==> flow/design.v <==
`timescale 1ns / 1ps
module digits(
    input clk,
    input reset,
	input [2:0] state,
    input [5:0] seconds, minutes,
    input [4:0] hours,
    output reg [3:0] ones,
    output reg [3:0] tens,
    output reg [3:0] hundreds,
    output reg [3:0] thousands
    );
    always @(posedge clk or posedge reset)
    begin
        if (reset) begin
            ones <= 0;
            tens <= 0;
            hundreds <= 0;
            thousands <= 0;
        end 
        else begin
			if(state==0 || state==1 || state==4) begin
				ones <= minutes % 10;
				tens <= minutes / 10;
				hundreds <= hours % 10;
				thousands <= hours / 10;
			end
			else if(state==2 || state==3) begin
				ones <= seconds % 10;
				tens <= seconds / 10;
				hundreds <= minutes % 10;
				thousands <= minutes / 10;
			end
        end
    end
endmodule
`timescale 1ns / 1ps
module seven_seg(
    input clk_100MHz,
    input por,
    input reset,
    input [2:0] state,
    input start_stop,
    input inc,
    input tm_state,
	input sw_state,
	input alarm_state,
	input [31:0] scount,
    input [1:0] edit_place,
    input [3:0] ones,
    input [3:0] tens,
    input [3:0] hundreds,
    input [3:0] thousands,
    output reg [0:6] seg,       
    output reg [3:0] digit     
    );
    parameter ZERO  = 7'b000_0001;  
    parameter ONE   = 7'b100_1111;  
    parameter TWO   = 7'b001_0010;  
    parameter THREE = 7'b000_0110;  
    parameter FOUR  = 7'b100_1100;  
    parameter FIVE  = 7'b010_0100; 
    parameter SIX   = 7'b010_0000;  
    parameter SEVEN = 7'b000_1111;
    parameter EIGHT = 7'b000_0000;  
    parameter NINE  = 7'b000_0100;  
    reg [1:0] digit_select;      
    reg [16:0] digit_timer;      
     reg sclk;
     integer count;
     always @(posedge clk_100MHz) begin
          if(por) begin
              count<=0;
              sclk<=0;
          end
          else if(count==24) begin 
              count<=0;
              sclk<=~sclk;
          end 
          else count<=count+1;
     end
    always @(posedge clk_100MHz or posedge reset) begin
        if(reset) begin
            digit_select <= 0;
            digit_timer <= 0; 
        end
        else if(por) begin
            digit_select <= 0;
            digit_timer <= 0;
        end
        else                                         
            if(digit_timer == 3 ) begin 
                digit_timer <= 0;                    
                digit_select <=  digit_select + 1;
            end
            else
                digit_timer <=  digit_timer + 1;
    end
    always @(digit_select) begin
        case(digit_select) 
            2'b00 : digit = 4'b1110;  
            2'b01 : digit = 4'b1101;  
            2'b10 : digit = 4'b1011;  
            2'b11 : digit = 4'b0111;  
        endcase
    end
    always @* begin
        seg = 7'b111_1111;
        case(digit_select)
            2'b00 : begin 
						if(state==0 && alarm_state==1 && start_stop && scount>1) begin  
                            if(sclk==1'b0) begin
                                seg=7'b111_1111;
                            end
                            else begin
                                case(ones)
                                    4'b0000 : seg = ZERO;
                                    4'b0001 : seg = ONE;
                                    4'b0010 : seg = TWO;
                                    4'b0011 : seg = THREE;
                                    4'b0100 : seg = FOUR;
                                    4'b0101 : seg = FIVE;
                                    4'b0110 : seg = SIX;
                                    4'b0111 : seg = SEVEN;
                                    4'b1000 : seg = EIGHT;
                                    4'b1001 : seg = NINE;
                                endcase
                            end
                        end
						else if(state==0 && inc && scount>14) begin  
                            if(sclk==1'b0) begin
                                seg=7'b111_1111;
                            end
                            else begin
                                case(ones)
                                    4'b0000 : seg = ZERO;
                                    4'b0001 : seg = ONE;
                                    4'b0010 : seg = TWO;
                                    4'b0011 : seg = THREE;
                                    4'b0100 : seg = FOUR;
                                    4'b0101 : seg = FIVE;
                                    4'b0110 : seg = SIX;
                                    4'b0111 : seg = SEVEN;
                                    4'b1000 : seg = EIGHT;
                                    4'b1001 : seg = NINE;
                                endcase
                            end
                        end
                        else if(state==1  && edit_place==0) begin
                            if(sclk==1'b0) begin
                                seg=7'b111_1111;
                            end
                            else begin
                                case(ones)
                                    4'b0000 : seg = ZERO;
                                    4'b0001 : seg = ONE;
                                    4'b0010 : seg = TWO;
                                    4'b0011 : seg = THREE;
                                    4'b0100 : seg = FOUR;
                                    4'b0101 : seg = FIVE;
                                    4'b0110 : seg = SIX;
                                    4'b0111 : seg = SEVEN;
                                    4'b1000 : seg = EIGHT;
                                    4'b1001 : seg = NINE;
                                endcase
                            end
                        end
                        else if(state==1  && edit_place==2) begin
                            if(sclk==1'b0) begin
                                seg=7'b111_1111;
                            end
                            else begin
                                case(ones)
                                    4'b0000 : seg = ZERO;
                                    4'b0001 : seg = ONE;
                                    4'b0010 : seg = TWO;
                                    4'b0011 : seg = THREE;
                                    4'b0100 : seg = FOUR;
                                    4'b0101 : seg = FIVE;
                                    4'b0110 : seg = SIX;
                                    4'b0111 : seg = SEVEN;
                                    4'b1000 : seg = EIGHT;
                                    4'b1001 : seg = NINE;
                                endcase
                            end
                        end
                        else if(state==2 && tm_state==0 &&  edit_place==0) begin
                            if(sclk==1'b0) begin
                                seg=7'b111_1111;
                            end
                            else begin
                                case(ones)
                                    4'b0000 : seg = ZERO;
                                    4'b0001 : seg = ONE;
                                    4'b0010 : seg = TWO;
                                    4'b0011 : seg = THREE;
                                    4'b0100 : seg = FOUR;
                                    4'b0101 : seg = FIVE;
                                    4'b0110 : seg = SIX;
                                    4'b0111 : seg = SEVEN;
                                    4'b1000 : seg = EIGHT;
                                    4'b1001 : seg = NINE;
                                endcase
                            end
                        end
						else if(state==3 && sw_state==0) begin
                            if(sclk==1'b0) begin
                                seg=7'b111_1111;
                            end
                            else begin
                                case(ones)
                                    4'b0000 : seg = ZERO;
                                    4'b0001 : seg = ONE;
                                    4'b0010 : seg = TWO;
                                    4'b0011 : seg = THREE;
                                    4'b0100 : seg = FOUR;
                                    4'b0101 : seg = FIVE;
                                    4'b0110 : seg = SIX;
                                    4'b0111 : seg = SEVEN;
                                    4'b1000 : seg = EIGHT;
                                    4'b1001 : seg = NINE;
                                endcase
                            end
                        end
						else if(state==4 && alarm_state==0 &&  edit_place==0) begin
                            if(sclk==1'b0) begin
                                seg=7'b111_1111;
                            end
                            else begin
                                case(ones)
                                    4'b0000 : seg = ZERO;
                                    4'b0001 : seg = ONE;
                                    4'b0010 : seg = TWO;
                                    4'b0011 : seg = THREE;
                                    4'b0100 : seg = FOUR;
                                    4'b0101 : seg = FIVE;
                                    4'b0110 : seg = SIX;
                                    4'b0111 : seg = SEVEN;
                                    4'b1000 : seg = EIGHT;
                                    4'b1001 : seg = NINE;
                                endcase
                            end
                        end
                        else begin
                            case(ones)
                                4'b0000 : seg = ZERO;
                                4'b0001 : seg = ONE;
                                4'b0010 : seg = TWO;
                                4'b0011 : seg = THREE;
                                4'b0100 : seg = FOUR;
                                4'b0101 : seg = FIVE;
                                4'b0110 : seg = SIX;
                                4'b0111 : seg = SEVEN;
                                4'b1000 : seg = EIGHT;
                                4'b1001 : seg = NINE;
                            endcase
                        end
            end               
            2'b01 : begin      
						if(state==0 && alarm_state==1 && start_stop && scount>1) begin
                            if(sclk==1'b0) begin
                                seg=7'b111_1111;
                            end
                            else begin
                                case(tens)
                                    4'b0000 : seg = ZERO;
                                    4'b0001 : seg = ONE;
                                    4'b0010 : seg = TWO;
                                    4'b0011 : seg = THREE;
                                    4'b0100 : seg = FOUR;
                                    4'b0101 : seg = FIVE;
                                    4'b0110 : seg = SIX;
                                    4'b0111 : seg = SEVEN;
                                    4'b1000 : seg = EIGHT;
                                    4'b1001 : seg = NINE;
                                endcase
                            end
                        end
						else if(state==0 && inc && scount>14) begin  
                            if(sclk==1'b0) begin
                                seg=7'b111_1111;
                            end
                            else begin
                                case(tens)
                                    4'b0000 : seg = ZERO;
                                    4'b0001 : seg = ONE;
                                    4'b0010 : seg = TWO;
                                    4'b0011 : seg = THREE;
                                    4'b0100 : seg = FOUR;
                                    4'b0101 : seg = FIVE;
                                    4'b0110 : seg = SIX;
                                    4'b0111 : seg = SEVEN;
                                    4'b1000 : seg = EIGHT;
                                    4'b1001 : seg = NINE;
                                endcase
                            end
                        end
                        else if(state==1 && edit_place==0) begin
                            if(sclk==1'b0) begin
                                seg=7'b111_1111;
                            end
                            else begin
                                case(tens)
                                    4'b0000 : seg = ZERO;
                                    4'b0001 : seg = ONE;
                                    4'b0010 : seg = TWO;
                                    4'b0011 : seg = THREE;
                                    4'b0100 : seg = FOUR;
                                    4'b0101 : seg = FIVE;
                                    4'b0110 : seg = SIX;
                                    4'b0111 : seg = SEVEN;
                                    4'b1000 : seg = EIGHT;
                                    4'b1001 : seg = NINE;
                                endcase
                            end
                        end
                        else if(state==1  && edit_place==2) begin
                            if(sclk==1'b0) begin
                                seg=7'b111_1111;
                            end
                            else begin
                                case(tens)
                                    4'b0000 : seg = ZERO;
                                    4'b0001 : seg = ONE;
                                    4'b0010 : seg = TWO;
                                    4'b0011 : seg = THREE;
                                    4'b0100 : seg = FOUR;
                                    4'b0101 : seg = FIVE;
                                    4'b0110 : seg = SIX;
                                    4'b0111 : seg = SEVEN;
                                    4'b1000 : seg = EIGHT;
                                    4'b1001 : seg = NINE;
                                endcase
                            end
                        end
                        else if(state==2 && tm_state==0 && edit_place==0) begin
                            if(sclk==1'b0) begin
                                seg=7'b111_1111;
                            end
                            else begin
                                case(tens)
                                    4'b0000 : seg = ZERO;
                                    4'b0001 : seg = ONE;
                                    4'b0010 : seg = TWO;
                                    4'b0011 : seg = THREE;
                                    4'b0100 : seg = FOUR;
                                    4'b0101 : seg = FIVE;
                                    4'b0110 : seg = SIX;
                                    4'b0111 : seg = SEVEN;
                                    4'b1000 : seg = EIGHT;
                                    4'b1001 : seg = NINE;
                                endcase
                            end
                        end
						else if(state==3 && sw_state==0) begin
                            if(sclk==1'b0) begin
                                seg=7'b111_1111;
                            end
                            else begin
                                case(tens)
                                    4'b0000 : seg = ZERO;
                                    4'b0001 : seg = ONE;
                                    4'b0010 : seg = TWO;
                                    4'b0011 : seg = THREE;
                                    4'b0100 : seg = FOUR;
                                    4'b0101 : seg = FIVE;
                                    4'b0110 : seg = SIX;
                                    4'b0111 : seg = SEVEN;
                                    4'b1000 : seg = EIGHT;
                                    4'b1001 : seg = NINE;
                                endcase
                            end
                        end
						else if(state==4 && alarm_state==0 &&  edit_place==0) begin
                            if(sclk==1'b0) begin
                                seg=7'b111_1111;
                            end
                            else begin
                                case(tens)
                                    4'b0000 : seg = ZERO;
                                    4'b0001 : seg = ONE;
                                    4'b0010 : seg = TWO;
                                    4'b0011 : seg = THREE;
                                    4'b0100 : seg = FOUR;
                                    4'b0101 : seg = FIVE;
                                    4'b0110 : seg = SIX;
                                    4'b0111 : seg = SEVEN;
                                    4'b1000 : seg = EIGHT;
                                    4'b1001 : seg = NINE;
                                endcase
                            end
                        end
                        else begin
                            case(tens)
                                4'b0000 : seg = ZERO;
                                4'b0001 : seg = ONE;
                                4'b0010 : seg = TWO;
                                4'b0011 : seg = THREE;
                                4'b0100 : seg = FOUR;
                                4'b0101 : seg = FIVE;
                                4'b0110 : seg = SIX;
                                4'b0111 : seg = SEVEN;
                                4'b1000 : seg = EIGHT;
                                4'b1001 : seg = NINE;
                            endcase
                        end
                    end
            2'b10 : begin   
						if(state==0 && alarm_state==1 && start_stop && scount>1) begin  
                            if(sclk==1'b0) begin
                                seg=7'b111_1111;
                            end
                            else begin
                                case(hundreds)
                                    4'b0000 : seg = ZERO;
                                    4'b0001 : seg = ONE;
                                    4'b0010 : seg = TWO;
                                    4'b0011 : seg = THREE;
                                    4'b0100 : seg = FOUR;
                                    4'b0101 : seg = FIVE;
                                    4'b0110 : seg = SIX;
                                    4'b0111 : seg = SEVEN;
                                    4'b1000 : seg = EIGHT;
                                    4'b1001 : seg = NINE;
                                endcase
                            end
                        end
						else if(state==0 && inc && scount>14) begin  
                            if(sclk==1'b0) begin
                                seg=7'b111_1111;
                            end
                            else begin
                                case(hundreds)
                                    4'b0000 : seg = ZERO;
                                    4'b0001 : seg = ONE;
                                    4'b0010 : seg = TWO;
                                    4'b0011 : seg = THREE;
                                    4'b0100 : seg = FOUR;
                                    4'b0101 : seg = FIVE;
                                    4'b0110 : seg = SIX;
                                    4'b0111 : seg = SEVEN;
                                    4'b1000 : seg = EIGHT;
                                    4'b1001 : seg = NINE;
                                endcase
                            end
                        end
                        else if(state==1  && edit_place==1) begin
                            if(sclk==1'b0) begin
                                seg=7'b111_1111;
                            end
                            else begin
                                case(hundreds)
                                    4'b0000 : seg = ZERO;
                                    4'b0001 : seg = ONE;
                                    4'b0010 : seg = TWO;
                                    4'b0011 : seg = THREE;
                                    4'b0100 : seg = FOUR;
                                    4'b0101 : seg = FIVE;
                                    4'b0110 : seg = SIX;
                                    4'b0111 : seg = SEVEN;
                                    4'b1000 : seg = EIGHT;
                                    4'b1001 : seg = NINE;
                                endcase
                            end
                        end
                        else if(state==1  && edit_place==3) begin
                            if(sclk==1'b0) begin
                                seg=7'b111_1111;
                            end
                            else begin
                                case(hundreds)
                                    4'b0000 : seg = ZERO;
                                    4'b0001 : seg = ONE;
                                    4'b0010 : seg = TWO;
                                    4'b0011 : seg = THREE;
                                    4'b0100 : seg = FOUR;
                                    4'b0101 : seg = FIVE;
                                    4'b0110 : seg = SIX;
                                    4'b0111 : seg = SEVEN;
                                    4'b1000 : seg = EIGHT;
                                    4'b1001 : seg = NINE;
                                endcase
                            end
                        end
                        else if(state==2 && tm_state==0 && edit_place==1) begin
                            if(sclk==1'b0) begin
                                seg=7'b111_1111;
                            end
                            else begin
                                case(hundreds)
                                    4'b0000 : seg = ZERO;
                                    4'b0001 : seg = ONE;
                                    4'b0010 : seg = TWO;
                                    4'b0011 : seg = THREE;
                                    4'b0100 : seg = FOUR;
                                    4'b0101 : seg = FIVE;
                                    4'b0110 : seg = SIX;
                                    4'b0111 : seg = SEVEN;
                                    4'b1000 : seg = EIGHT;
                                    4'b1001 : seg = NINE;
                                endcase
                            end
                        end
						else if(state==3 && sw_state==0) begin
                            if(sclk==1'b0) begin
                                seg=7'b111_1111;
                            end
                            else begin
                                case(hundreds)
                                    4'b0000 : seg = ZERO;
                                    4'b0001 : seg = ONE;
                                    4'b0010 : seg = TWO;
                                    4'b0011 : seg = THREE;
                                    4'b0100 : seg = FOUR;
                                    4'b0101 : seg = FIVE;
                                    4'b0110 : seg = SIX;
                                    4'b0111 : seg = SEVEN;
                                    4'b1000 : seg = EIGHT;
                                    4'b1001 : seg = NINE;
                                endcase
                            end
                        end
						else if(state==4 && alarm_state==0 && edit_place==1) begin
                            if(sclk==1'b0) begin
                                seg=7'b111_1111;
                            end
                            else begin
                                case(hundreds)
                                    4'b0000 : seg = ZERO;
                                    4'b0001 : seg = ONE;
                                    4'b0010 : seg = TWO;
                                    4'b0011 : seg = THREE;
                                    4'b0100 : seg = FOUR;
                                    4'b0101 : seg = FIVE;
                                    4'b0110 : seg = SIX;
                                    4'b0111 : seg = SEVEN;
                                    4'b1000 : seg = EIGHT;
                                    4'b1001 : seg = NINE;
                                endcase
                            end
                        end
                        else begin
                            case(hundreds)
                                4'b0000 : seg = ZERO;
                                4'b0001 : seg = ONE;
                                4'b0010 : seg = TWO;
                                4'b0011 : seg = THREE;
                                4'b0100 : seg = FOUR;
                                4'b0101 : seg = FIVE;
                                4'b0110 : seg = SIX;
                                4'b0111 : seg = SEVEN;
                                4'b1000 : seg = EIGHT;
                                4'b1001 : seg = NINE;
                            endcase
                        end
                    end
            2'b11 : begin     
						if(state==0 && alarm_state==1 && start_stop && scount>1) begin  
                            if(sclk==1'b0) begin
                                seg=7'b111_1111;
                            end
                            else begin
                                case(thousands)
                                    4'b0000 : seg = ZERO;
                                    4'b0001 : seg = ONE;
                                    4'b0010 : seg = TWO;
                                    4'b0011 : seg = THREE;
                                    4'b0100 : seg = FOUR;
                                    4'b0101 : seg = FIVE;
                                    4'b0110 : seg = SIX;
                                    4'b0111 : seg = SEVEN;
                                    4'b1000 : seg = EIGHT;
                                    4'b1001 : seg = NINE;
                                endcase
                            end
                        end
						else if(state==0 && inc && scount>14) begin  
                            if(sclk==1'b0) begin
                                seg=7'b111_1111;
                            end
                            else begin
                                case(thousands)
                                    4'b0000 : seg = ZERO;
                                    4'b0001 : seg = ONE;
                                    4'b0010 : seg = TWO;
                                    4'b0011 : seg = THREE;
                                    4'b0100 : seg = FOUR;
                                    4'b0101 : seg = FIVE;
                                    4'b0110 : seg = SIX;
                                    4'b0111 : seg = SEVEN;
                                    4'b1000 : seg = EIGHT;
                                    4'b1001 : seg = NINE;
                                endcase
                            end
                        end
                        else if(state==1  && edit_place==1) begin
                            if(sclk==1'b0) begin
                                seg=7'b111_1111;
                            end
                            else begin
                                case(thousands)
                                    4'b0000 : seg = ZERO;
                                    4'b0001 : seg = ONE;
                                    4'b0010 : seg = TWO;
                                    4'b0011 : seg = THREE;
                                    4'b0100 : seg = FOUR;
                                    4'b0101 : seg = FIVE;
                                    4'b0110 : seg = SIX;
                                    4'b0111 : seg = SEVEN;
                                    4'b1000 : seg = EIGHT;
                                    4'b1001 : seg = NINE;
                                endcase
                            end
                        end
                        else if(state==1  && edit_place==3) begin
                            if(sclk==1'b0) begin
                                seg=7'b111_1111;
                            end
                            else begin
                                case(thousands)
                                    4'b0000 : seg = ZERO;
                                    4'b0001 : seg = ONE;
                                    4'b0010 : seg = TWO;
                                    4'b0011 : seg = THREE;
                                    4'b0100 : seg = FOUR;
                                    4'b0101 : seg = FIVE;
                                    4'b0110 : seg = SIX;
                                    4'b0111 : seg = SEVEN;
                                    4'b1000 : seg = EIGHT;
                                    4'b1001 : seg = NINE;
                                endcase
                            end
                        end
                        else if(state==2 && tm_state==0 && edit_place==1) begin
                            if(sclk==1'b0) begin
                                seg=7'b111_1111;
                            end
                            else begin
                                case(thousands)
                                    4'b0000 : seg = ZERO;
                                    4'b0001 : seg = ONE;
                                    4'b0010 : seg = TWO;
                                    4'b0011 : seg = THREE;
                                    4'b0100 : seg = FOUR;
                                    4'b0101 : seg = FIVE;
                                    4'b0110 : seg = SIX;
                                    4'b0111 : seg = SEVEN;
                                    4'b1000 : seg = EIGHT;
                                    4'b1001 : seg = NINE;
                                endcase
                            end
                        end
						else if(state==3 && sw_state==0) begin
                            if(sclk==1'b0) begin
                                seg=7'b111_1111;
                            end
                            else begin
                                case(thousands)
                                    4'b0000 : seg = ZERO;
                                    4'b0001 : seg = ONE;
                                    4'b0010 : seg = TWO;
                                    4'b0011 : seg = THREE;
                                    4'b0100 : seg = FOUR;
                                    4'b0101 : seg = FIVE;
                                    4'b0110 : seg = SIX;
                                    4'b0111 : seg = SEVEN;
                                    4'b1000 : seg = EIGHT;
                                    4'b1001 : seg = NINE;
                                endcase
                            end
                        end
						else if(state==4 && alarm_state==0 && edit_place==1) begin
                            if(sclk==1'b0) begin
                                seg=7'b111_1111;
                            end
                            else begin
                                case(thousands)
                                    4'b0000 : seg = ZERO;
                                    4'b0001 : seg = ONE;
                                    4'b0010 : seg = TWO;
                                    4'b0011 : seg = THREE;
                                    4'b0100 : seg = FOUR;
                                    4'b0101 : seg = FIVE;
                                    4'b0110 : seg = SIX;
                                    4'b0111 : seg = SEVEN;
                                    4'b1000 : seg = EIGHT;
                                    4'b1001 : seg = NINE;
                                endcase
                            end
                        end
                        else begin
                            case(thousands)
                                4'b0000 : seg = ZERO;
                                4'b0001 : seg = ONE;
                                4'b0010 : seg = TWO;
                                4'b0011 : seg = THREE;
                                4'b0100 : seg = FOUR;
                                4'b0101 : seg = FIVE;
                                4'b0110 : seg = SIX;
                                4'b0111 : seg = SEVEN;
                                4'b1000 : seg = EIGHT;
                                4'b1001 : seg = NINE;
                            endcase
                        end
                    end
        endcase
    end
endmodule
module top(input clk, por, reset, start_stop, mode, edit_shift, inc, output reg buzzer, output [0:6] seg,output [3:0] digit,output reg [4:0] mode_value);
reg [1:0] edit_place;
reg [5:0] seconds,minutes;
reg [4:0] hours;
reg [5:0] seconds_temp,minutes_temp;
reg [4:0] hours_temp;
reg [5:0] al_minutes;
reg [4:0] al_hours;
reg [4:0] day_temp;
reg [3:0] month_temp;
wire [3:0] ones,tens,hundreds,thousands;
parameter clock = 0;
parameter edit =1;
parameter timer =2; 
parameter stop_watch=3;
parameter alarm=4;
parameter tm_stop=0;
parameter tm_start=1;
parameter sw_stop=0;
parameter sw_start=1;
parameter alarm_off=0;
parameter alarm_on=1;
reg tm_state, tm_nstate;
reg sw_state, sw_nstate;
reg alarm_state, alarm_nstate;
reg [2:0] state, nstate;   
reg trigger;
reg sclk;
integer count;
reg[31:0] scount;
reg[31:0] a_count;
digits digits_1(clk,reset,state,seconds,minutes,hours,ones,tens,hundreds,thousands);
seven_seg seven_seg_1(clk,por,reset,state,start_stop,inc,tm_state,sw_state,alarm_state,scount,edit_place,ones,tens,hundreds,thousands,seg,digit);
 always @(posedge clk) begin
     if(por) begin
         count<=0;
         sclk<=0;
     end
     else if(count==49) begin 
         count<=0;
         sclk<=~sclk;
     end 
     else count<=count+1;
 end
 always @(posedge clk) begin
  if(por) begin
	seconds_temp<=0;
	minutes_temp<=0;
	hours_temp<=0;
	buzzer<=0;
	a_count<=0;
  end
  else begin
	if(state==edit) begin
		if(edit_place==0 || edit_place==1) begin
			if (reset==1 && scount==16) begin
				hours_temp<=hours;
				minutes_temp<=minutes;
				seconds_temp<=seconds;
			end
			else if (inc==1 && scount==16) begin
				hours_temp<=hours;
				minutes_temp<=minutes;
			end
		end
	end
	if(sclk==1'b1 && count==0) begin  
		seconds_temp<=seconds_temp + 1; 
		if(seconds_temp==59) begin 
			seconds_temp<=0;  
			minutes_temp<=minutes_temp + 1;
			if(minutes_temp==59) begin 
				minutes_temp<=0; 
				hours_temp<=hours_temp + 1; 
			   if(hours_temp==23) begin  
					hours_temp<=0; 
				end 
			end
		end     
	end
	if(hours_temp==al_hours && minutes_temp==al_minutes && alarm_state==alarm_on) begin
		if(seconds_temp==0)
			buzzer<=1;
		else if(start_stop && buzzer==1) begin
			if(a_count<15)
				a_count<=a_count + 1;
			else if(start_stop && a_count==15) begin
				buzzer<=0;
				a_count<=a_count + 1;
			end
			else
				a_count<=a_count + 1;		
		end
		else
			a_count<=0;
	end
	else begin
		a_count<=0;
		buzzer<=0;
	end
  end
 end
always @(posedge clk) begin
    if(por)
        mode_value<=5'b10000;
    else if(state==clock)
        mode_value<=5'b10000;
    else if(state==edit)
        mode_value<=5'b01000;
    else if(state==timer)
        mode_value<=5'b00100;
    else if(state==stop_watch)
        mode_value<=5'b00010;
	else if(state==alarm)
        mode_value<=5'b00001;
end
always@(posedge clk) begin
  if(por) begin
	day_temp<=1;
	month_temp<=1;
  end
  else begin
	if(state==edit) begin
		if(edit_place==2 || edit_place==3) begin
			if (reset==1 && scount==16) begin
				day_temp<=hours;
				month_temp<=minutes;
			end
			else if (inc==1 && scount==16) begin
				day_temp<=hours;
				month_temp<=minutes;
			end
		end
	end
	if(seconds_temp==59 && minutes_temp==59 && hours_temp==23 && sclk==1 && count==49) begin
		day_temp<=day_temp + 1;
		if(month_temp==2 && day_temp==28) begin
			day_temp<=1;
			month_temp<=month_temp + 1;
		end
		else if(day_temp== (30+(month_temp & 1)^(month_temp>7))) begin 
			day_temp<=1;
			month_temp<=month_temp + 1;
			if(month_temp==12) 
				month_temp<=1;
		end
	end
  end
end
always @(posedge(clk)) begin
  if(por) begin
	edit_place<=0;
	seconds<=0;
	minutes<=0;
	hours<=0;
	al_minutes<=0;
	al_hours<=0;
	tm_state<=tm_stop;
	tm_nstate<=tm_stop;
	sw_state<=sw_stop;
	sw_nstate<=sw_stop;
	alarm_state<=alarm_off;
	alarm_nstate<=alarm_off;
	state<=clock;
	nstate<=clock;
	trigger<=0;
	scount<=0;
  end
  else
	case(state)
	clock: begin
		if(mode) begin
            if(scount<15)  
                scount<=scount+1;
            else begin
                if(mode && scount==15) begin  
					nstate<=edit;
					trigger<=1; 
                    scount<=scount+1;
                end
                else begin
					nstate<=nstate;
                    scount<=scount+1;
                end
            end
        end
		else if(alarm_state==alarm_on && start_stop) begin
			if(scount<15)
					scount<=scount + 1;
				else begin
					hours<=al_hours;
					minutes<=al_minutes;
				end
		end
		else if(inc) begin 
			if(scount<15)
				scount<=scount + 1;
			else begin
				hours<=day_temp;
				minutes<=month_temp;
			end
		end
		else begin
		    scount<=0;
			state<=nstate;
			hours<=hours_temp;
			minutes<=minutes_temp;
			seconds<=seconds_temp;
			alarm_state<=alarm_nstate;
		end
	end
	edit: begin
		if(trigger) begin
			edit_place<=0;
			trigger<=0;
		end
		if(reset) begin 
			if(scount<15)  
				scount<=scount+1;
			else begin
				if(reset && scount==15) begin  
					if(edit_place==0 || edit_place==1) begin
						seconds<=0;
						minutes<=0;
						hours<=0;
					end
					else begin
						hours<=1;
						minutes<=1;
					end
					scount<=scount+1;
				end
				else begin
					scount<=scount+1;
				end
			end
		end
		else if(mode) begin
			if(scount<15)  
				scount<=scount+1;
			else begin
				if(mode && scount==15) begin  
					nstate<=timer;
					scount<=scount+1;
				end
				else begin
					nstate<=nstate;
					scount<=scount+1;
					trigger<=1;
				end
			end
		end
		else if(edit_shift) begin
			if(scount<15)  
				scount<=scount+1;
			else begin
				if(edit_shift && scount==15) begin  
					scount<=scount+1;
					if(edit_place<3)
						edit_place<=edit_place + 1;
					else
						edit_place<=0;
				end
				else begin
					scount<=scount+1;
					edit_place<=edit_place;
				end
			end
		end
		else if(inc) begin
			if(scount<15)  
				scount<=scount+1;
			else begin
				if(inc && scount==15) begin  
					if(edit_place==0) begin  
						if(minutes<59)
							minutes<=minutes+1;
						else
							minutes<=0;
					end
					else if(edit_place==1) begin  
						if(hours<23)
							hours<=hours+1;
						else
							hours<=0;
					end 
					else if(edit_place==2) begin  
						if(minutes<12)
							minutes<=minutes + 1;
						else
							minutes<=1;
					end
					else if(edit_place==3) begin  
						if(minutes==2) begin
							if(hours<28)
								hours<=hours + 1;
							else
								hours<=1;
						end
						else begin
							if(hours < (30+(month_temp & 1)^(month_temp>7)))
								hours<=hours + 1;
							else
								hours<=1;
						end
					end
					scount<=scount+1;
				end
				else begin
					scount<=scount+1;
				end
			end
		end
		else begin
			if(edit_place==0 || edit_place==1) begin
				if(minutes!=minutes_temp || hours!=hours_temp) begin
					minutes<=minutes_temp;
					hours<=hours_temp;
				end
			end
			else begin
				if(minutes!=month_temp || hours!=day_temp) begin
					minutes<=month_temp;
					hours<=day_temp;
				end
			end
			scount<=0;
			if (nstate==timer)
				trigger<=1;
			state<=nstate;
		end
	  end
	timer: begin
		if(trigger) begin
			edit_place<=0;
			minutes<=0;
			seconds<=0;
			trigger<=0;
		end
		case(tm_state)
			tm_stop: begin
				if(reset == 1'b1) begin 
					if(scount<15)  
						scount<=scount+1;
					else begin
						if(reset && scount==15) begin  
							seconds<=0;
							minutes<=0;
							scount<=scount+1;
						end
						else begin
							seconds<=seconds;
							minutes<=minutes;
							scount<=scount+1;
						end
					end
				end
				else if(mode) begin
					if(scount<15)  
						scount<=scount+1;
					else begin
						if(mode && scount==15) begin   
							nstate<=stop_watch;
							trigger<=1;
							scount<=scount+1;
						end
						else begin
							nstate<=nstate;
							scount<=scount+1;
						end
					end
				end
				else if(inc) begin
					if(scount<15)  
						scount<=scount+1;
					else begin
						if(inc && scount==15) begin  
							if(edit_place==1) begin
								if(minutes<60)
									minutes<=minutes+1;
								else
									minutes<=0;
							end 
							else begin
								if(seconds<59)
									seconds<=seconds+1;
								else
									seconds<=0;
							end
							scount<=scount+1;
						end
						else begin
							scount<=scount+1;
							minutes<=minutes;
							seconds<=seconds;
						end
					end
				end
				else if(edit_shift) begin
					if(scount<15)  
						scount<=scount+1;
					else begin
						if(edit_shift && scount==15) begin  
							scount<=scount+1;
							if(edit_place<1)
								edit_place<=edit_place + 1;
							else
								edit_place<=0;
						end
						else begin
							edit_place<=edit_place;
							scount<=scount+1;
						end
					end
				end
				else if(start_stop) begin
					if(scount<15)  
						scount<=scount+1;
					else begin
						if(start_stop && scount==15) begin  
							tm_nstate<=tm_start;
							scount<=scount+1;
						end
						else begin
							tm_nstate<=tm_nstate;
							scount<=scount+1;
						end
					end
				end
				else begin
					scount<=0;
					if (nstate==stop_watch)
						trigger<=1;
					state<=nstate;
					tm_state<=tm_nstate;
				end
			end
			tm_start: begin
				if(start_stop) begin
					if(scount<15)  
						scount<=scount+1;
					else begin
						if(start_stop && scount==15) begin  
							tm_nstate<=tm_stop;
							scount<=scount+1;
						end
						else begin
							tm_nstate<=tm_nstate;
							scount<=scount+1;
						end
					end
				end
				else begin
					scount<=0;
					tm_state<=tm_nstate;
					if(sclk==1'b1 && count==0 && tm_nstate==tm_start) begin  
						if(minutes>0) begin
							if(seconds>0) 
								seconds<=seconds-1;
							else begin
								minutes<=minutes-1;
								seconds<=6'd59;
							end
						end
						else begin
							if(seconds==0) begin
							    tm_nstate<=tm_stop;
								seconds<=seconds;
								minutes<=minutes;
							end
							else
								seconds<=seconds-1;
						end		
					end
				end
			end
			default: begin
				tm_state<=tm_stop;
				seconds<=seconds;
				minutes<=minutes;
			end
		endcase
		end
		stop_watch: begin
			if(trigger) begin
				edit_place<=0;
				minutes<=0;
				seconds<=0;
				trigger<=0;
			end
			case(sw_state)
			sw_stop: begin
				if(reset == 1'b1) begin 
					if(scount<15)  
						scount<=scount+1;
					else begin
						if(reset && scount==15) begin  
							seconds<=0;
							minutes<=0;
							scount<=scount+1;
						end
						else begin
							seconds<=seconds;
							minutes<=minutes;
							scount<=scount+1;
						end
					end
				end
				else if(mode) begin
					if(scount<15)  
						scount<=scount+1;
					else begin
						if(mode && scount==15) begin   
							nstate<=alarm;
							scount<=scount+1;
						end
						else begin
							nstate<=nstate;
							scount<=scount+1;
							trigger<=1;
						end
					end
				end
				else if(start_stop) begin
					if(scount<15)  
						scount<=scount+1;
					else begin
						if(start_stop && scount==15) begin  
							sw_nstate<=sw_start;
							scount<=scount+1;
						end
						else begin
							sw_nstate<=sw_nstate;
							scount<=scount+1;
						end
					end
				end
				else begin
					scount<=0;
					if (nstate==alarm)
						trigger<=1;
					state<=nstate;
					sw_state<=sw_nstate;
				end
			end
			sw_start: begin
				if(start_stop) begin
					if(scount<15)  
						scount<=scount+1;
					else begin
						if(start_stop && scount==15) begin  
							sw_nstate<=sw_stop;
							scount<=scount+1;
						end
						else begin
							sw_nstate<=sw_nstate;
							scount<=scount+1;
						end
					end
				end
				else begin
					scount<=0;
					sw_state<=sw_nstate;
					if(sclk==1'b1 && count==0 && sw_nstate==sw_start) begin  
						if(minutes<59) begin
							if(seconds<59) 
								seconds<=seconds+1;
							else begin
								minutes<=minutes+1;
								seconds<=6'd00;
							end
						end
						else begin
							if(seconds==6'd59) begin
							    sw_nstate<=sw_stop;
								seconds<=seconds;
								minutes<=minutes;
							end
							else
								seconds<=seconds+1;
						end		
					end
				end
			end
			default: begin
				sw_state<=sw_stop;
				seconds<=seconds;
				minutes<=minutes;
			end
			endcase
		end
		alarm: begin
			if(trigger) begin
				edit_place<=0;
				minutes<=al_minutes;
				hours  <=al_hours;
				trigger<=0;
			end
			case(alarm_state)
				alarm_off: begin
					if(mode) begin
						if(scount<15)  
							scount<=scount+1;
						else begin
							if(mode && scount==15) begin   
								nstate<=clock;
								scount<=scount+1;
							end
							else begin
								nstate<=nstate;
								scount<=scount+1;
							end
						end
					end
					else if(start_stop) begin
						if(scount<15)  
							scount<=scount+1;
						else begin
							if(start_stop && scount==15) begin  
								alarm_nstate<=alarm_on;
								scount<=scount+1;
							end
							else begin
								alarm_nstate<=alarm_nstate;
								scount<=scount+1;
							end
						end
					end
					else if(inc) begin
						if(scount<15)  
							scount<=scount+1;
						else begin
							if(inc && scount==15) begin  
								if(edit_place==1) begin
									if(hours<23)
										hours<=hours+1;
									else
										hours<=0;
								end 
								else if(edit_place==0) begin
									if(minutes<59)
										minutes<=minutes+1;
									else
										minutes<=0;
								end
								scount<=scount+1;
							end
							else begin
								scount<=scount+1;
							end
						end
					end
					else if(edit_shift) begin
						if(scount<15)  
							scount<=scount+1;
						else begin
							if(edit_shift && scount==15) begin  
								scount<=scount+1;
								if(edit_place<1)
									edit_place<=edit_place + 1;
								else
									edit_place<=0;
							end
							else begin
								edit_place<=edit_place;
								scount<=scount+1;
							end
						end
					end
					else begin
						scount<=0;
						al_minutes<=minutes;
						al_hours<=hours;
						state<=nstate;
						alarm_state<=alarm_nstate;
					end
				end
				alarm_on: begin
					if(mode) begin
						if(scount<15)  
							scount<=scount+1;
						else begin
							if(mode && scount==15) begin   
								nstate<=clock;
								scount<=scount+1;
							end
							else begin
								nstate<=nstate;
								scount<=scount+1;
							end
						end
					end
					else if(start_stop) begin
						if(scount<15)  
							scount<=scount+1;
						else begin
							if(start_stop && scount==15) begin  
								alarm_nstate<=alarm_off;
								scount<=scount+1;
							end
							else begin
								alarm_nstate<=alarm_nstate;
								scount<=scount+1;
							end
						end
					end
					else begin
						scount<=0;
						state<=nstate;
						alarm_state<=alarm_nstate;
					end
				end
			endcase
		end
		default: begin
			state<=clock;
			seconds<=seconds;
			minutes<=minutes;
			hours<=hours;
		end
	endcase
end
endmodule
# Tool chain data of top
# The steps from the RTL of top to its reports follow in flow order.
# Line numbers count from 1 in the design file above.
# Operators carry their Yosys type and port widths (W data, S select, Z words).
# Cell names lack the library's common part.
# The mark -- stands for no value.
[setup]
design = "top"
clock_port = "clk"
library = "sky130hd"
lib_corner = "tt_025C_1v80"

# Elaborated design
# Yosys after proc, flatten, opt, wreduce and memory -nomap, before mapping. Memory bits, and registers merged into a memory's read port (data or address), are not among the register bits. Print and check cells are not counted.
# Yosys's memory passes give these memory sizes; they may raise the number of words (mostly to a power of two), join words into wider ones and drop unused or constant bits.
[word_totals]
ff_bits = 240
mem_bits_ro = 3584
mem_count = 32
inputBits = 7
output_inout_bits = 17
word_cells = 717
[op_classes]
add_sub_neg = 18
div = 6
compare = 16
eq_ne = 120
n_mux = 389
logic = 11
reduce_and_logical = 88
[mem_list]
columns = ["name", "size", "word_bits", "rd", "wr", "line_no", "rtl"]
rows = [
  ["(no name shown)", 16, 7, 1, 0, 116, "case(ones)"],
  ["(no name shown)", 16, 7, 1, 0, 135, "case(ones)"],
  ["(no name shown)", 16, 7, 1, 0, 154, "case(ones)"],
  ["(no name shown)", 16, 7, 1, 0, 173, "case(ones)"],
  ["(no name shown)", 16, 7, 1, 0, 192, "case(ones)"],
  ["(no name shown)", 16, 7, 1, 0, 211, "case(ones)"],
]
# Further memories, not shown: 26.
[op_table]
columns = ["cell", "n"]
rows = [
  ["$mux W32", 20],
  ["$mux W6", 90],
  ["$mux W7", 56],
  ["$div A6 B4 Y32 const B", 2],
  ["$mod A6 B4 Y32 const B", 2],
  ["$mux W5", 51],
  ["$pmux W32 S2", 3],
  ["$pmux W32 S5", 1],
  ["$div A5 B4 Y32 const B", 1],
  ["$mod A5 B4 Y32 const B", 1],
  ["$mux W3", 39],
  ["$ne A2 B2 Y1 const B", 50],
  ["$mux W1", 70],
  ["$add A32 B1 Y32 const B", 2],
  ["$add A32 B2 Y32 const B", 2],
  ["$lt A32 B4 Y1 const B", 2],
  ["$eq A32 B4 Y1 const B", 2],
  ["$mux W4", 16],
  ["$ne A3 B3 Y1 const B", 16],
  ["$pmux W6 S2", 4],
  ["$mux W2", 20],
  ["$logic_and A1 B1 Y1", 36],
  ["$reduce_and A17 Y1", 2],
  ["$mux W17", 2],
  ["$gt A32 B1 Y1 const B", 1],
  ["$gt A32 B4 Y1 const B", 1],
  ["$eq A32 B5 Y1 const B", 1],
  ["$eq A32 B6 Y1 const B", 1],
]
# Other operator kinds: 73; their cells: 154.

# Longest topological paths
# Longest topological path by Yosys (ltp), each cell counted once; first at word level (registers and memories cut), then after technology mapping (sequential cells cut; the memories' decode and read muxes count).
[depth]
ltp_word = 16
abc_area = 0
mapped_depth = 17
ltp_nobuf = 15

# After synthesis
# Source: synth_stat.txt of the flow (Yosys; design flattened, memories mapped). It holds for the ABC_AREA given above (unset counts as 0); a run with the other value may have another netlist.
[types]
columns = ["cell_type", "n", "area_total_um2"]
rows = [
  ["dfxtp_1", 205, 4.1E+03],
  ["nor2_1", 341, 1.28E+03],
  ["a21oi_1", 172, 860.826],
  ["dfrtp_1", 33, 825.792],
  ["ha_1", 66, 825.792],
  ["xor2_1", 90, 788.256],
  ["nand2_1", 203, 761.981],
  ["o21ai_0", 123, 615.59],
  ["nand3_1", 104, 520.499],
  ["clkbuf_1", 137, 514.243],
  ["mux2i_1", 46, 460.442],
  ["xnor2_1", 52, 455.437],
  ["nor3_1", 70, 350.336],
  ["nor4_1", 53, 331.568],
  ["inv_1", 80, 300.288],
  ["nand4_1", 48, 300.288],
  ["and3_1", 44, 275.264],
  ["a211oi_1", 34, 255.245],
]
# Not listed: further types 75, cells in them 459.
[mapped]
cell_count = 2360
synth_area_um2 = 17340.4
sequential_area_um2 = 4929.7
flip_flops = 238
buf_cells = 163
# By module: a second synthesis without flattening, with its own total; a netlist apart from the flattened one above.
[hier_totals]
hier_cells = 2349
area_unflattened_um2 = 17954.7
# Each row is one instance without its submodules.
[modules]
columns = ["module", "n_inst", "cells", "area_um2", "mod_seq_area_um2"]
rows = [
  ["top", 1, 1681, 12490.7, 3443.3],
  ["seven_seg", 1, 450, 3714.8, 1136.1],
  ["digits", 1, 218, 1749.2, 350.3],
]

# Path before layout
# Source: OpenSTA report_checks on the synthesized netlist (no wires, ideal clock, input and output delay 20% of the period each), path of least setup slack; recovery checks are left aside. Register names are those of the netlist, which keeps one name where synthesis merged equal registers.
[synth_timing]
path_kind = "input-to-output"
startpoint = "input start_stop"
endpoint = "output seg[0]"
clock_period_ps = 10000
in_delay_ps = 2000
out_delay_ps = 2000
launch_ps = 2000
arrival_time_ps = 3861
required_time_ps = 8000
setup_slack_ps = 4139
path_delay_ps = 1861
stages = 10
n_path_buf = 2
period_less_setup_slack_ps = 5861
# "path_delay_ps" = arrival - input delay + setup time.
# A path that ends at an output port has no setup time.
# "stages" counts driving pins, that of a launching flip-flop among them; a cell with two outputs on the path counts twice.
# "period_less_setup_slack_ps" is the clock period less the worst setup slack; recovery checks do not enter. This is arithmetic on one report: input and output delays are still those of the set period (20% each).
# The rows between start and end are the longest chain of elaborated cells between them; the timing report does not say that the signal goes this way. Where chains are equally long, one stands for them.
# Each line given opens the expression or statement behind the cell; cells for indexed reads and writes are added by Yosys, which also makes memories of some case tables.
[synth_via]
path_cell_list = "clkbuf_1 and2_1 clkbuf_1 a21oi_1 o21ai_0 a31oi_1 a21oi_1 nand3b_1 nor2_1 a41oi_1"
elab_chain_cells = 4
cells_between = 7
classes_between = "mux: 5; reduce/logical: 2"
[synth_rtl]
columns = ["item", "line_no", "rtl"]
rows = [
  ["from (decl)", 709, "module top(input clk, por, reset, start_stop, mode, edit_shift, inc, output reg buzzer, output [0:6] seg,outpu ..."],
  ["$logic_and A1 B1 Y1 (2 in a row)", 558, "if(state==0 && alarm_state==1 && start_stop && scount>1) begin"],
  ["$mux W7", 558, ""],
  ["$pmux W7 S4", 109, "case(digit_select)"],
  ["to (decl)", 709, ""],
]

# Worst path after layout
# From the final timing report of stored run 3: the path of least setup slack in the routed layout; clock arrival at registers is part of the times.
# The report prints the path's times to 10 ps; the period is as set.
[layout_timing]
path_kind = "input-to-output"
startpoint = "input inc"
endpoint = "output seg[6]"
clock_period_ps = 5740
in_delay_ps = 1150
out_delay_ps = 1150
launch_ps = 1150
arrival_time_ps = 3650
required_time_ps = 4590
setup_slack_ps = 940
stages = 10
n_path_buf = 2
# The rows between start and end are the longest chain of elaborated cells between them; the timing report does not say that the signal goes this way. Where chains are equally long, one stands for them.
[layout_via]
path_cell_list = "dlygate4sd2_1 and4b_1 o21ai_0 o21ai_1 a31oi_4 a21oi_4 nand3b_1 nor2_1 a41oi_1 clkdlybuf4s50_1"
elab_chain_cells = 5
cells_between = 11
classes_between = "mux: 9; reduce/logical: 2"
[layout_rtl]
columns = ["item", "line_no", "rtl"]
rows = [
  ["from (decl)", 709, "module top(input clk, por, reset, start_stop, mode, edit_shift, inc, output reg buzzer, output [0:6] seg,outpu ..."],
  ["$logic_and A1 B1 Y1 (2 in a row)", 577, "else if(state==0 && inc && scount>14) begin"],
  ["$mux W7", 577, ""],
  ["$mux W7", 558, "if(state==0 && alarm_state==1 && start_stop && scount>1) begin"],
  ["$pmux W7 S4", 109, "case(digit_select)"],
  ["to (decl)", 709, ""],
]

# Below are 3 stored runs of the flow (Yosys, OpenROAD; platform sky130hd) on top, each with its settings and what was measured, unordered. Constraints: input delay and output delay 20% of the set period each, output load 0.01 pF.
# "critical_path_time_ps" = time allowed to the worst setup path (clock period - input delay - output delay, where it has them) - its slack; a late launch clock adds to it, a late capture clock takes from it.
# By "power_uw" is meant OpenSTA's value without simulated activity: inputs other than the clock are taken to toggle once in ten clock periods, and the tool carries that through the logic.
# "critical_path_time_ps" is known to 10 ps.

[[run]]
name = "stored run 1"
[run.settings]
ABC_AREA = 0
CELL_PAD_IN_SITES_DETAIL_PLACEMENT = 1
CORE_MARGIN = 6
CORE_UTILIZATION = 70
CTS_CLUSTER_DIAMETER = 182
CTS_CLUSTER_SIZE = 44
GPL_TIMING_DRIVEN = 0
MAX_ROUTING_LAYER = "met5"
MIN_ROUTING_LAYER = "met2"
PLACE_DENSITY = 0.89
SLEW_MARGIN = 35
TNS_END_PERCENT = 40
period_ns = 10.0
CAP_MARGIN = 20
[run.results]
outcome = "not finished: placement ended with error DPL-0033"

[[run]]
name = "stored run 2"
[run.settings]
ABC_AREA = 1
CELL_PAD_IN_SITES_DETAIL_PLACEMENT = 1
CORE_MARGIN = 6
CORE_UTILIZATION = 70
CTS_CLUSTER_DIAMETER = 182
CTS_CLUSTER_SIZE = 44
GPL_TIMING_DRIVEN = 0
HOLD_SLACK_MARGIN = 0.15
MAX_ROUTING_LAYER = "met5"
MIN_ROUTING_LAYER = "met2"
PLACE_DENSITY = 0.89
SETUP_SLACK_MARGIN = 0.29
SLEW_MARGIN = 35
TNS_END_PERCENT = 40
period_ns = 10.0
CAP_MARGIN = 20
[run.results]
outcome = "not finished: placement ended with error DPL-0033"

[[run]]
name = "stored run 3"
[run.settings]
CAP_MARGIN = 30
CELL_PAD_IN_SITES_DETAIL_PLACEMENT = 1
CELL_PAD_IN_SITES_GLOBAL_PLACEMENT = 1
CORE_UTILIZATION = 33
CTS_CLUSTER_DIAMETER = 86
HOLD_SLACK_MARGIN = 0.08
PLACE_DENSITY_LB_ADDON = 0.12
SETUP_SLACK_MARGIN = 0.82
period_ns = 5.74
CORE_MARGIN = 2
SLEW_MARGIN = 20
[run.results]
worst_setup_slack_ps = 940
critical_path_time_ps = 2500
critical_path_type = "input-to-output"
synth_chip_area_um2 = 17340.4
finish.stdcell_area_um2 = 19500.0
power_uw = 4465
total_negative_slack_ps = 0
design.die.area_um2 = 54396.2
